==> flow/design.v <==
module alu#(
  parameter WIDTH = 16
) (
  input [WIDTH-1:0] a,
  input [WIDTH-1:0] b,
  input cond,
  input [5:0] sel,
  output [WIDTH-1:0] out
);
assign out = alu(a, b, cond, sel);
function [WIDTH-1:0] alu(
  input [WIDTH-1:0] a,
  input [WIDTH-1:0] b,
  input cond,
  input [5:0] sel);
begin
  logic [WIDTH-1:0] add;
  logic [WIDTH:0] sub;
  logic of;
  logic zf;
  logic sf;  
  logic lt;  
  logic cf;  
  logic signed [WIDTH-1:0] sb;
  add = b + a;
  sub = b - a;
  of = is_overflow(a[15], b[15], sub[15]);
  zf = sub == {WIDTH{1'b0}};
  sf = sub[15];
  lt = sf ^ of;
  cf = sub[16];
  sb = b;
  casex (sel)
    6'b0000xx: alu = a + sel[1:0];
    6'b000100: alu = ~a;
    6'b0001x1: alu = a ^ 16'h8000;
    6'b000110: alu = a | (a[7] ? 16'hff00 : 16'd0);
    6'b001xxx: alu = b;
    6'b010000: alu = b & a;
    6'b010001: alu = b | a;
    6'b01001x: alu = b ^ a;
    6'b010100: alu = b >> a;
    6'b010101: alu = sb >>> a;
    6'b010110: alu = b << a;
    6'b100000: alu = add;
    6'b100001: alu = sub;
    6'b100010: alu = b * a;
    6'b101000: alu = {{WIDTH-1{1'b0}}, zf};
    6'b101001: alu = {{WIDTH-1{1'b0}}, ~zf};
    6'b101010: alu = lt;
    6'b101011: alu = lt | zf;
    6'b101100: alu = cf;
    6'b101101: alu = cf | zf;
    6'b11xxx0: alu = cond ? a : add;
    6'b11xxx1: alu = cond ? add : a;
    default:   alu = {WIDTH{1'b0}};
  endcase
end
endfunction
function is_overflow(input a, input b, input b_sub_a);
begin
  is_overflow = (b & ~a & ~b_sub_a) | (~b & a & b_sub_a);
end
endfunction
endmodule
module stack#(
  parameter WIDTH = 16,
  parameter DEPTH = 16
) (
  input rst,
  input clk,
  input pop,
  input push,
  input load,
  input [WIDTH-1:0] data_in,
  output [WIDTH-1:0] data0,
  output [WIDTH-1:0] data1
);
logic [WIDTH-1:0] data[0:DEPTH-1];
assign data0 = data[0];
assign data1 = data[1];
integer i;
always @(posedge clk, posedge rst) begin
  if (rst)
    for (i = 0; i < DEPTH; i = i+1) data[i] <= {WIDTH{1'b0}};
  else begin
    if (load)
      data[0] <= data_in;
    else if (pop)
      data[0] <= data[1];
    else if (push)
      data[0] <= {WIDTH{1'b0}};
    if (pop) begin
      for (i = 1; i < DEPTH-1; i = i+1) data[i] <= data[i + 1];
      data[DEPTH-1] <= {WIDTH{1'b0}};
    end
    else if (push) begin
      for (i = 1; i < DEPTH; i = i+1) data[i] <= data[i - 1];
    end
  end
end
endmodule
module signalizer(
  input rst,
  input clk,
  output phase_decode,
  output phase_exec,
  output phase_rdmem,
  output phase_fetch
);
logic reg1, reg2;
assign phase_decode = ~reg1 & ~reg2;
assign phase_exec   =  reg1 & ~reg2;
assign phase_rdmem  =  reg1 &  reg2;
assign phase_fetch  = ~reg1 &  reg2;
always @(posedge clk, posedge rst) begin
  if (rst) begin
    reg1 <= 1'b1;
    reg2 <= 1'b1;
  end else begin
    reg1 <= ~reg2;
    reg2 <= reg1;
  end
end
endmodule
module decoder(
  input [17:0] insn,
  output sign,
  output [15:0] imm_mask,
  output [2:0] src_a,
  output [1:0] src_b,
  output [5:0] alu_sel,
  output wr_stk1,
  output pop,
  output push,
  output load_stk,
  output load_fp,
  output load_gp,
  output load_ip,
  output load_isr,
  output cpop,
  output cpush,
  output byt,
  output dmem_ren,
  output dmem_wen,
  output set_ien, clear_ien,
  output call,
  output pmem_wenh, pmem_wenl
);
assign imm_mask = calc_imm_mask(insn[17:14]);
assign {sign, src_a, src_b, alu_sel,
  load_stk, load_fp, load_gp, load_ip, load_isr,
  push, pop, cpush, cpop,
  wr_stk1, byt, dmem_ren, dmem_wen,
  set_ien, clear_ien, call, pmem_wenh, pmem_wenl} = decode(insn);
function [29:0] decode(input [17:0] insn);
  logic sign;
  logic [2:0] src_a;
  logic [1:0] pp;
  logic [4:0] load;
  sign = insn[11];
  src_a = {1'b0, insn[13:12]};
  pp = insn[7:6];
  load = src_a === 3'h3;
  decode = 30'd0;
  casex (insn)
    18'b11_xxxx_xxxx_xxxx_xxxx:  
      decode = {1'b0, 3'h0, 2'h1,  6'h0f,     18'b10000_1000_0000_00_000};
    18'b00_00xx_xxxx_xxxx_xxxx:  
      decode = {sign, 3'h3,   2'h1,  6'h20,   18'b00010_0010_0000_00_100};
    18'b00_0100_xxxx_xxxx_xxxx:  
      decode = {sign, 3'h3,   2'h1,  6'h20,   18'b00010_0000_0000_00_000};
    18'b00_0101_xxxx_xxxx_xxxx:  
      decode = {sign, src_a, 2'h1,  6'h20,   18'b01000_0000_0000_00_000};
    18'b00_0110_xxxx_xxxx_xxxx:  
      decode = {sign, 3'h3,   2'h1,  6'h30,  18'b00010_0100_0000_00_000};
    18'b00_1000_xxxx_xxxx_xxxx:  
      decode = {1'b0, src_a, 2'h1,  6'h0f,     18'b10000_1000_0110_00_000};
    18'b00_10xx_xxxx_xxxx_xxxx:  
      decode = {1'b0, src_a, 2'h1,  6'h20,   18'b10000_1000_0110_00_000};
    18'b00_1100_xxxx_xxxx_xxxx:  
      decode = {1'b0, src_a, 2'h1,  6'h0f,     18'b00000_0100_0101_00_000};
    18'b00_11xx_xxxx_xxxx_xxxx:  
      decode = {1'b0, src_a, 2'h1,  6'h20,   18'b00000_0100_0101_00_000};
    18'b01_0000_xxxx_xxxx_xxx0:  
      decode = {1'b0, src_a, 2'h1,  6'h0f,     18'b10000_1000_0010_00_000};
    18'b01_00xx_xxxx_xxxx_xxx0:  
      decode = {1'b0, src_a, 2'h1,  6'h20,   18'b10000_1000_0010_00_000};
    18'b01_0000_xxxx_xxxx_xxx1:  
      decode = {1'b0, src_a, 2'h1,  6'h0f,     18'b00000_0100_0001_00_000};
    18'b01_00xx_xxxx_xxxx_xxx1:  
      decode = {1'b0, src_a, 2'h1,  6'h20,   18'b00000_0100_0001_00_000};
    18'b01_01xx_xxxx_xxxx_xxxx:  
      decode = {1'b0, src_a, 2'h1,  6'h20,   18'b10000_1000_0000_00_000};
    18'b01_11xx_0xxx_xxxx_xxxx:  
      decode = {1'b0, 3'h0, 2'h0, insn[5:0],  18'b10000_0000_0000_00_000 | (pp << 11)};
    18'b01_11xx_1xxx_xx00_0x00:  
      decode = {1'b0, 3'h4, 2'h1,  6'h00,     18'b00010_0001_0000_00_000};
    18'b01_11xx_1xxx_xx00_0x01:  
      decode = {1'b0, 3'h0, 2'h1,  6'h00,     18'b00010_0110_0000_00_100};
    18'b01_11xx_1xxx_xx00_0x10:  
      decode = {1'b0, 3'h4, 2'h1,  6'h00,     18'b01000_0001_0000_00_000};
    18'b01_11xx_1xxx_xx00_0x11:  
      decode = {1'b0, 3'h1,   2'h1,  6'h00,     18'b00000_0010_0000_00_000};
    18'b01_11xx_1xxx_xx00_10x0:  
      decode = {1'b0, 3'h0, 2'h1,  6'h00,     18'b10000_0000_0010_00_000};
    18'b01_11xx_1xxx_xx00_1100:  
      decode = {1'b0, 3'h0, 2'h1,  6'h00,     18'b10000_0100_1001_00_000};
    18'b01_11xx_1xxx_xx00_1110:  
      decode = {1'b0, 3'h0, 2'h1,  6'h00,     18'b00000_0100_1001_00_000};
    18'b01_11xx_1xxx_xx00_10x1:  
      decode = {1'b0, 3'h0, 2'h1,  6'h00,     18'b10000_0000_0110_00_000};
    18'b01_11xx_1xxx_xx00_1101:  
      decode = {1'b0, 3'h0, 2'h1,  6'h00,     18'b10000_0100_1101_00_000};
    18'b01_11xx_1xxx_xx00_1111:  
      decode = {1'b0, 3'h0, 2'h1,  6'h00,     18'b00000_0100_1101_00_000};
    18'b01_11xx_1xxx_xxx1_xx0x:  
      decode = {1'b0, 3'h3,   2'h2,  6'h0f,     18'b00010_0010_0000_00_000};
    18'b01_11xx_1xxx_xxx1_xx1x:  
      decode = {1'b0, 3'h4, 2'h1,  6'h00,     18'b00010_0001_0000_10_000};
    18'b01_11xx_1xxx_xx1x_x000:  
      decode = {1'b0, 3'h0, 2'h1,  6'h00,     18'b01000_0100_0000_00_000};
    18'b01_11xx_1xxx_xx1x_x001:  
      decode = {1'b0, 3'h0, 2'h1,  6'h00,     18'b00100_0100_0000_00_000};
    18'b01_11xx_1xxx_xx1x_x010:  
      decode = {1'b0, 3'h0, 2'h1,  6'h00,     18'b00001_0100_0000_00_000};
    18'b01_11xx_1xxx_xx1x_x100:  
      decode = {1'b0, 3'h0, 2'h1,  6'h00,     18'b10000_0100_1000_00_010};
    18'b01_11xx_1xxx_xx1x_x101:  
      decode = {1'b0, 3'h0, 2'h1,  6'h00,     18'b10000_0100_1000_00_001};
  endcase
endfunction
function [15:0] calc_imm_mask(input [3:0] op);
begin
  casex (op)
    4'b11xx: calc_imm_mask = 16'hffff;  
    4'b0000: calc_imm_mask = 16'h3fff;  
    4'b0100: calc_imm_mask = 16'h0ffe;  
    default: calc_imm_mask = 16'h0fff;  
  endcase
end
endfunction
endmodule
module signals(
  input rst,
  input clk,
  input irq,
  input [17:0] insn,
  output sign,
  output [15:0] imm_mask,
  output [2:0] src_a_sel,
  output [1:0] src_b_sel,
  output [5:0] alu_sel,
  output wr_stk1,
  output pop,
  output push,
  output load_stk,
  output load_fp,
  output load_gp,
  output load_ip,
  output load_insn,
  output load_isr,
  output cpop,
  output cpush,
  output byt,
  output dmem_ren,
  output dmem_wen,
  output set_ien, clear_ien,
  output [1:0] phase,
  output pmem_wenh, pmem_wenl
);
logic src_a_fp, src_a_gp, src_a_ip, src_a_cstk;
assign src_a_sel = src_a_fp ? 3'h1
                   : src_a_gp ? 3'h2
                   : src_a_ip ? 3'h3
                   : src_a_cstk ? 3'h4
                   : 3'h0;
assign src_a_fp = phase_half & (insn_src_a === 3'h1) & ~irq_pend;
assign src_a_gp = phase_half & (insn_src_a === 3'h2) & ~irq_pend;
assign src_a_ip = ~phase_half | (insn_src_a === 3'h3) | irq_pend | (insn_call & phase_decode);
assign src_a_cstk = phase_half & (insn_src_a === 3'h4) & ~irq_pend;
assign src_b_sel = irq_pend ? 2'h2 : insn_src_b;
assign alu_sel = phase_exec ? (irq_pend ? 6'h0f : insn_alu_sel) : phase_fetch ? 6'h01 : 6'h00;
assign pop = (insn_pop & ~irq_pend) & phase_exec;
assign push = (insn_push & ~irq_pend) & (insn_dmem_ren ? phase_rdmem : phase_exec);
assign load_stk = (insn_stk & ~irq_pend) & (insn_dmem_ren ? phase_rdmem : phase_exec);
assign load_fp = (insn_fp & ~irq_pend) & phase_exec;
assign load_gp = (insn_gp & ~irq_pend) & phase_exec;
assign load_ip = reload_ip | (phase_fetch & ~irq  );
assign load_insn = phase_fetch;
assign load_isr = (insn_isr & ~irq_pend) & phase_exec;
assign cpop = (insn_cpop & ~irq_pend) & phase_exec;
assign cpush = (insn_cpush | irq_pend) & phase_decode;
assign byt = (insn_byt & ~irq_pend);
assign dmem_ren = phase_rdmem & insn_dmem_ren;
assign dmem_wen = (insn_dmem_wen & ~irq_pend) & phase_exec;
assign set_ien = (insn_set_ien & ~irq_pend) & phase_exec;
assign clear_ien = (insn_clear_ien | irq_pend) & phase_exec;
assign phase = phase_decode ? 2'd0
             : phase_exec ? 2'd1
             : phase_rdmem ? 2'd2 : 2'd3;
assign pmem_wenh = (insn_pmem_wenh & ~irq_pend) & phase_exec;
assign pmem_wenl = (insn_pmem_wenl & ~irq_pend) & phase_exec;
logic phase_decode, phase_exec, phase_rdmem, phase_fetch, irq_pend;
signalizer signalizer(.*);
logic [2:0] insn_src_a;
logic [1:0] insn_src_b;
logic [5:0] insn_alu_sel;
logic insn_pop, insn_push, insn_stk, insn_fp, insn_gp, insn_ip, insn_isr,
  insn_cpop, insn_cpush, insn_byt, insn_dmem_ren, insn_dmem_wen,
  insn_set_ien, insn_clear_ien, insn_call, insn_pmem_wenh, insn_pmem_wenl;
decoder decoder(
  .insn(insn),
  .sign(sign),
  .imm_mask(imm_mask),
  .src_a(insn_src_a),
  .src_b(insn_src_b),
  .alu_sel(insn_alu_sel),
  .wr_stk1(wr_stk1),
  .pop(insn_pop),
  .push(insn_push),
  .load_stk(insn_stk),
  .load_fp(insn_fp),
  .load_gp(insn_gp),
  .load_ip(insn_ip),
  .load_isr(insn_isr),
  .cpop(insn_cpop),
  .cpush(insn_cpush),
  .byt(insn_byt),
  .dmem_ren(insn_dmem_ren),
  .dmem_wen(insn_dmem_wen),
  .set_ien(insn_set_ien),
  .clear_ien(insn_clear_ien),
  .call(insn_call),
  .pmem_wenh(insn_pmem_wenh),
  .pmem_wenl(insn_pmem_wenl)
);
logic reload_ip;
assign reload_ip = (insn_ip | irq_pend) & phase_exec;
logic phase_half;
assign phase_half = phase_decode | phase_exec;
always @(posedge rst, posedge clk) begin
  if (rst)
    irq_pend <= 1'b0;
  else if (phase_fetch)
    irq_pend <= irq;
end
endmodule
module cpu#(
  parameter CLOCK_HZ = 27_000_000
) (
  input  rst,
  input  clk,
  input  irq,
  output dmem_ren,  
  output dmem_wen,  
  output dmem_byt,  
  output [14-1:0] dmem_addr,
  input  [15:0] dmem_rdata,  
  output [15:0] dmem_wdata,  
  output pmem_wenh, pmem_wenl,
  output [14-1:0] pmem_addr,
  input  [17:0] pmem_rdata,  
  output [17:0] pmem_wdata   
);
logic sign, wr_stk1, pop, push,
  load_stk, load_fp, load_gp, load_ip, load_isr, cpop, cpush,
  irq_masked, ien, set_ien, clear_ien, load_insn;
logic [2:0] src_a_sel;
logic [1:0] src_b_sel;
logic [1:0] phase;
logic [5:0] alu_sel;
logic [15:0] stack0, stack1, stack_in, cstack0,
             alu_out, src_a, src_b, imm_mask, dmem_wdata_raw;
logic [15:0] fp, gp, ip, isr;
logic [14-1:0] dmem_addr_d;
logic [17:0] insn;
assign src_a = src_a_sel === 3'h1   ? fp
             : src_a_sel === 3'h2   ? gp
             : src_a_sel === 3'h3   ? ip
             : src_a_sel === 3'h4 ? cstack0
             : stack0;
assign src_b = src_b_sel === 2'd0 ? stack1
               : src_b_sel === 2'd1 ? mask_imm(insn[15:0], imm_mask, sign)
               : isr;
assign stack_in = dmem_ren ? byte_format(dmem_rdata, dmem_byt, dmem_addr_d[0]) : alu_out;
assign dmem_addr = alu_out[14-1:0];
assign dmem_wdata_raw = wr_stk1 ? stack1 : stack0;
assign dmem_wdata = dmem_addr[0] ? {dmem_wdata_raw[7:0], 8'd0} : dmem_wdata_raw;
assign pmem_addr = alu_out[14-1:0];
assign pmem_wdata = {dmem_wdata_raw[1:0], dmem_wdata_raw};
assign irq_masked = ien & irq;
alu alu(
  .a(src_a),
  .b(src_b),
  .cond(stack0[0]),
  .sel(alu_sel),
  .out(alu_out)
);
stack stack(
  .rst(rst),
  .clk(clk),
  .pop(pop),
  .push(push),
  .load(load_stk),
  .data_in(stack_in),
  .data0(stack0),
  .data1(stack1)
);
stack cstack(
  .rst(rst),
  .clk(clk),
  .pop(cpop),
  .push(cpush),
  .load(cpush),
  .data_in(alu_out),
  .data0(cstack0)
);
signals signals(
  .rst(rst),
  .clk(clk),
  .irq(irq_masked),
  .insn(insn),
  .sign(sign),
  .imm_mask(imm_mask),
  .src_a_sel(src_a_sel),
  .src_b_sel(src_b_sel),
  .alu_sel(alu_sel),
  .wr_stk1(wr_stk1),
  .pop(pop),
  .push(push),
  .load_stk(load_stk),
  .load_fp(load_fp),
  .load_gp(load_gp),
  .load_ip(load_ip),
  .load_insn(load_insn),
  .load_isr(load_isr),
  .cpop(cpop),
  .cpush(cpush),
  .byt(dmem_byt),
  .dmem_ren(dmem_ren),
  .dmem_wen(dmem_wen),
  .set_ien(set_ien),
  .clear_ien(clear_ien),
  .phase(phase),
  .pmem_wenh(pmem_wenh),
  .pmem_wenl(pmem_wenl)
);
always @(posedge clk, posedge rst) begin
  if (rst)
    fp <= 16'h4000;
  else if (load_fp)
    fp <= alu_out;
end
always @(posedge clk, posedge rst) begin
  if (rst)
    gp <= 16'h0100;
  else if (load_gp)
    gp <= alu_out;
end
always @(posedge clk, posedge rst) begin
  if (rst)
    ip <= 16'h0;
  else if (load_ip)
    ip <= alu_out;
end
always @(posedge clk, posedge rst) begin
  if (rst)
    isr <= 16'd0;
  else if (load_isr)
    isr <= alu_out;
end
always @(posedge clk, posedge rst) begin
  if (rst)
    insn <= 18'd0;
  else if (load_insn)
    insn <= pmem_rdata;
end
always @(posedge clk, posedge rst) begin
  if (rst)
    dmem_addr_d <= 14'd0;
  else
    dmem_addr_d <= dmem_addr;
end
always @(posedge clk, posedge rst) begin
  if (rst)
    ien <= 1'b1;
  else if (set_ien)
    ien <= 1'b1;
  else if (clear_ien)
    ien <= 1'b0;
end
function [15:0] byte_format(input [15:0] val16, input dmem_byt, input addr1);
begin
  if (~dmem_byt)
    byte_format = val16;
  else begin
    if (addr1)
      byte_format = val16 >> 8;
    else
      byte_format = val16 & 16'h00ff;
  end
end
endfunction
function [15:0] mask_imm(input [15:0] imm16, input [15:0] imm_mask, input sign);
begin
  logic [5:0] sign_bits;
  logic [15:0] masked;
  sign_bits = 6'b111111 ^ imm_mask[15:10];
  masked = imm16 & imm_mask;
  mask_imm = sign ? (masked | (sign_bits << 10)) : masked;
end
endfunction
endmodule
Tool chain data of cpu
What the tools print for cpu, step after step.
Line numbers count from 1 in the design file above.
Cell names lack the library's common part.
Not given: n/a

set-up
  design top = cpu
  clock = clk
  cell library = sky130hd
  timing corner = tt_025C_1v80

After elaboration
Counts by Yosys on the flattened word-level netlist (proc, flatten, opt, wreduce). Print and check cells are left out. Cells with the same type and inputs are merged into one.

word-level totals
  register bits = 599
  word-level cells = 291

operators by class
  bitwise operators = 73
  eq/ne operators = 63
  $add $sub $neg = 3
  shifts and indexed selects = 3
  multiply operators = 1
  mux-type cells = 99
  reduce/logical cells = 7

operator list
  kind                                              count
  two-way mux 16 bit                                79
  parallel mux 29 bit (select 15 bit)               1
  parallel mux 16 bit (select 22 bit)               1
  multiplier 16 x 16 -> 16 bit                      1
  parallel mux 30 bit (select 6 bit)                1
  parallel mux 29 bit (select 2 bit)                3
  parallel mux 25 bit (select 5 bit)                1
  == test 10 x 9 -> 1 bit (second input constant)   6
  == test 6 bit (second input constant)             9
  bitwise OR 16 bit                                 3
  parallel mux 16 bit (select 3 bit)                1
  == test 9 x 8 -> 1 bit (second input constant)    5
  AND 1 bit                                         44
  == test 11 x 10 -> 1 bit (second input constant)  4
  AND 16 bit                                        2
  == test 6 x 3 -> 1 bit (second input constant)    5
  == test 6 x 5 -> 1 bit (second input constant)    5
  == test 7 x 6 -> 1 bit (second input constant)    4
  == test 5 x 4 -> 1 bit (second input constant)    4
  subtractor 16 x 16 -> 17 bit                      1
  zero test 17 bit                                  1
  adder 16 bit                                      1
  XOR 16 bit                                        1
  left shift 16 x 16 -> 16 bit                      1
  >> shifter 16 x 16 -> 16 bit                      1
  >>> shifter 16 x 16 -> 16 bit                     1
  adder 16 x 2 -> 16 bit                            1
  NOT 16 bit                                        1

Not listed: further kinds 23, cells in them 61.

Longest topological paths
Longest topological path by Yosys (ltp), each cell counted once; first at word level (registers and memories cut), then after technology mapping (sequential cells cut; the memories' decode and read muxes count).

depth
  depth after elaboration = 28
  ABC_AREA = 0
  gate-level depth with buffers = 39
  mapped depth without buffers = 32

Netlist
Yosys stat after the flow's synthesis: flattened, memories mapped to cells. It holds for the ABC_AREA given above (unset counts as 0); a run with the other value may have another netlist.
The area totals of this step are shown rounded.

cell types
  type      count
  dfrtp_1   594
  nand2_1   1001
  mux2i_1   282
  o21ai_0   356
  nor2_1    444
  fa_1      83
  a31oi_1   255
  ha_1      84
  clkbuf_1  247
  a21oi_1   151
  inv_1     175
  mux2_2    51
  xnor2_1   45
  buf_4     40
  nand3_1   60
  nor3_1    60
  a211oi_1  32
  a21o_1    26

Other cell types: 97; their cells: 545.

mapped netlist
  chip area (Yosys) = 38000 um2
  buffers = 358
  mapped flip-flops = 599
  standard cells after synthesis = 4531

The figures by module come from a second, unflattened synthesis with its own total; it is not the netlist above.

second synthesis, totals
  cell total of the unflattened synthesis = 4184
  area total of the unflattened synthesis = 39000 um2

Rows give one instance, submodules left out.

modules
  module      sequential area (um2)  times used  cells  area (um2)
  stack       6400                   2           1112   12000
  alu         0.0                    1           1247   8900
  cpu         2100                   1           524    5500
  decoder     0.0                    1           130    780
  signals     25                     1           51     340
  signalizer  53                     1           8      86

Worst setup path after synthesis
Path of least setup slack by OpenSTA after synthesis, without wires, with an ideal clock, recovery checks aside; 20% of the period is set as input and as output delay. Where synthesis merged equal registers, the netlist keeps one of their names.

timing post-synthesis
  path type = register to output
  start point = reg insn[15]
  end point = out dmem_addr[9]
  stages = 38
  path slack = 1.149 ns
  time at the first pin = 0.000 ns
  required time = 9.200 ns
  arrival = 8.051 ns
  clock period = 11.5 ns
  delay of the path = 8.051 ns
  external output delay = 2.300 ns
  synthesis period reached = 10.351 ns

"delay of the path" = arrival - input delay + setup time.
A path that ends at an output port has no setup time.
"stages": output pins that drive a net of the path, with the launching flip-flop's if there is one; two outputs of one cell count as two.
"synthesis period reached" is the clock period less the worst setup slack; recovery checks do not enter. This is arithmetic on one report: input and output delays are still those of the set period (20% each).
The rows between start and end are the longest chain of elaborated cells between them; the timing report does not say that the signal goes this way. Where chains are equally long, one stands for them.
A line is the first line of the expression or statement that the cell stems from. Yosys adds cells for indexed reads and writes and turns some case tables into memories.

between the ends, post-synthesis
  cell sequence = dfrtp_1 > buf_6 > nor3b_1 > a32o_1 > o2bb2ai_1 > nand4_2 > o32ai_1 > a31oi_4 > inv_2 > buf_2 > buf_2 > buf_2 > buf_2 > buf_2 > nor2_1 > fa_1 > inv_1 > fa_1 > [2 not listed] > inv_1 > fa_1 > fa_1 > fa_1 > inv_1 > ha_1 > o21ai_0 > nand2b_1 > xnor2_1 > nor2_1 > a221oi_1 > o2111ai_1 > a21oi_1 > a21bo_2 > a211oi_1 > and2_1 > inv_1 > buf_4
  length of the longest elaborated chain = 21

ends and longest elaborated chain, post-synthesis
  what                                   RTL line  source
  start: declaration                     377       logic [17:0] insn;
  start: assignment                      475       insn <= 18'd0;
  start: assignment                      477       insn <= pmem_rdata;
  == test 7 x 6 -> 1 bit                 166       casex (insn)
  parallel mux 29 bit (select 15 bit)    166
  parallel mux 29 bit (select 2 bit) x3  166
  parallel mux 30 bit (select 6 bit)     166
  case equality test 3 bit               281       assign src_a_cstk = phase_half & (insn_src_a === 3'h4) & ~irq_pend;
  AND 1 bit x2                           281
  two-way mux 3 bit                      276       : src_a_cstk ? 3'h4
  [4 not listed]                         n/a
  two-way mux 16 bit                     381       : src_a_sel === 3'h4 ? cstack0
  two-way mux 16 bit                     380       : src_a_sel === 3'h3   ? ip
  two-way mux 16 bit                     379       : src_a_sel === 3'h2   ? gp
  two-way mux 16 bit                     378       assign src_a = src_a_sel === 3'h1   ? fp
  adder 16 bit                           25        add = b + a;
  two-way mux 16 bit                     55        6'b11xxx1: alu = cond ? add : a;
  parallel mux 16 bit (select 22 bit)    33        casex (sel)
  end: declaration                       358       output [14-1:0] dmem_addr,

Nets of the timed path that keep an RTL name, with a line that drives or declares them; the list need not be complete.

named nets, post-synthesis
  net         RTL line
  alu.out[9]  33

Path in the finished layout
Path of least setup slack in the final report of flow run 2 (OpenROAD, finished layout, wires in). Where an end is a register, its clock arrival counts in the times.

timing post-layout
  path type = register to output
  start point = reg insn[15]
  end point = out pmem_addr[9]
  time at the first pin = 0.61 ns
  path slack = 0.36 ns
  required time = 9.20 ns
  external output delay = 2.30 ns
  clock period = 11.5 ns
  arrival = 8.84 ns
  stages = 37

The rows between start and end are the longest chain of elaborated cells between them; the timing report does not say that the signal goes this way. Where chains are equally long, one stands for them.

between the ends, post-layout
  cell sequence = dfrtp_4 > buf_4 > nor4b_4 > buf_4 > a21oi_1 > nand4b_1 > nand2_2 > buf_4 > or3_1 > o311ai_4 > buf_12 > inv_1 > nand3_1 > inv_1 > fa_1 > inv_1 > fa_1 > inv_1 > ha_1 > inv_1 > fa_1 > fa_1 > fa_1 > inv_1 > ha_1 > buf_4 > xnor2_1 > buf_4 > nor2_1 > a221oi_1 > o2111ai_1 > a21oi_1 > a21bo_2 > a211oi_2 > and2_1 > inv_1 > clkdlybuf4s50_1
  length of the longest elaborated chain = 21

ends and longest elaborated chain, post-layout
  what                                   RTL line  source
  start: declaration                     377       logic [17:0] insn;
  start: assignment                      475       insn <= 18'd0;
  start: assignment                      477       insn <= pmem_rdata;
  == test 7 x 6 -> 1 bit                 166       casex (insn)
  parallel mux 29 bit (select 15 bit)    166
  parallel mux 29 bit (select 2 bit) x3  166
  parallel mux 30 bit (select 6 bit)     166
  case equality test 3 bit               281       assign src_a_cstk = phase_half & (insn_src_a === 3'h4) & ~irq_pend;
  AND 1 bit x2                           281
  two-way mux 3 bit                      276       : src_a_cstk ? 3'h4
  [4 not listed]                         n/a
  two-way mux 16 bit                     381       : src_a_sel === 3'h4 ? cstack0
  two-way mux 16 bit                     380       : src_a_sel === 3'h3   ? ip
  two-way mux 16 bit                     379       : src_a_sel === 3'h2   ? gp
  two-way mux 16 bit                     378       assign src_a = src_a_sel === 3'h1   ? fp
  adder 16 bit                           25        add = b + a;
  two-way mux 16 bit                     55        6'b11xxx1: alu = cond ? add : a;
  parallel mux 16 bit (select 22 bit)    33        casex (sel)
  end: declaration                       362       output [14-1:0] pmem_addr,

Appendix: measured runs

Design cpu on sky130hd. What follows are 4 stored runs of the flow, each under its own settings; their order means nothing. The constraints put input and output delay at 20% of the set period each and load the outputs with 0.01 pF.
"clock period reached" = clock period - worst setup slack. The figure is calculated, with input and output delays left at 20% of the set period.
"worst setup path time": the worst setup path's part of the clock period (all of it between registers, 20% less for each end at a port) less its slack. A launch clock that arrives late makes it longer, a capture clock that arrives late makes it shorter.
"overall power" is the tool's figure for a default switching activity; nothing was simulated.
The measured numbers are rounded.
Settings: . = not set for that run.
Results: . = not shown.

name                                       flow run 1  flow run 2          flow run 3  flow run 4
CAP_MARGIN                                 35          20                  10          20
CELL_PAD_IN_SITES_GLOBAL_PLACEMENT         3           .                   1           .
CORE_UTILIZATION                           66          40                  71          49
GPL_ROUTABILITY_DRIVEN                     1           .                   0           .
MAX_ROUTING_LAYER                          met4        .                   met4        .
PLACE_DENSITY                              0.63        .                   .           0.46
SETUP_SLACK_MARGIN                         1.25        .                   .           3.14
TNS_END_PERCENT                            55          .                   40          .
period_ns                                  9.53        11.5                17.4        11.5
CORE_MARGIN                                2           2                   8           2
SLEW_MARGIN                                20          20                  25          20
CELL_PAD_IN_SITES_DETAIL_PLACEMENT         .           .                   1           1
CORE_ASPECT_RATIO                          .           .                   1.0         .
GPL_TIMING_DRIVEN                          .           .                   0           0
HOLD_SLACK_MARGIN                          .           .                   -0.05       .
MIN_ROUTING_LAYER                          .           .                   met2        met2
PLACE_DENSITY_LB_ADDON                     .           .                   0.09        .
clock period reached (ns)                  .           11.138              .           .
worst setup path time (ns)                 .           8.84                .           .
worst setup path kind                      .           register to output  .           .
worst hold slack in the final report (ns)  .           0.42                .           .
standard-cell area after routing (um2)     .           44000               .           .
total negative setup slack (ns)            .           0.000               .           .
utilization after layout (%)               .           46                  .           .
overall power (mW)                         .           14                  .           .
worst setup slack after layout (ns)        .           0.36                .           .
die footprint (um2)                        .           98000               .           .
synthesis area (um2)                       .           38000               .           .

Flow run 1: unfinished; error GPL-0301 in placement
Flow run 3: unfinished; error FLW-0024 in placement
Flow run 4: unfinished; error GRT-0116 in routing
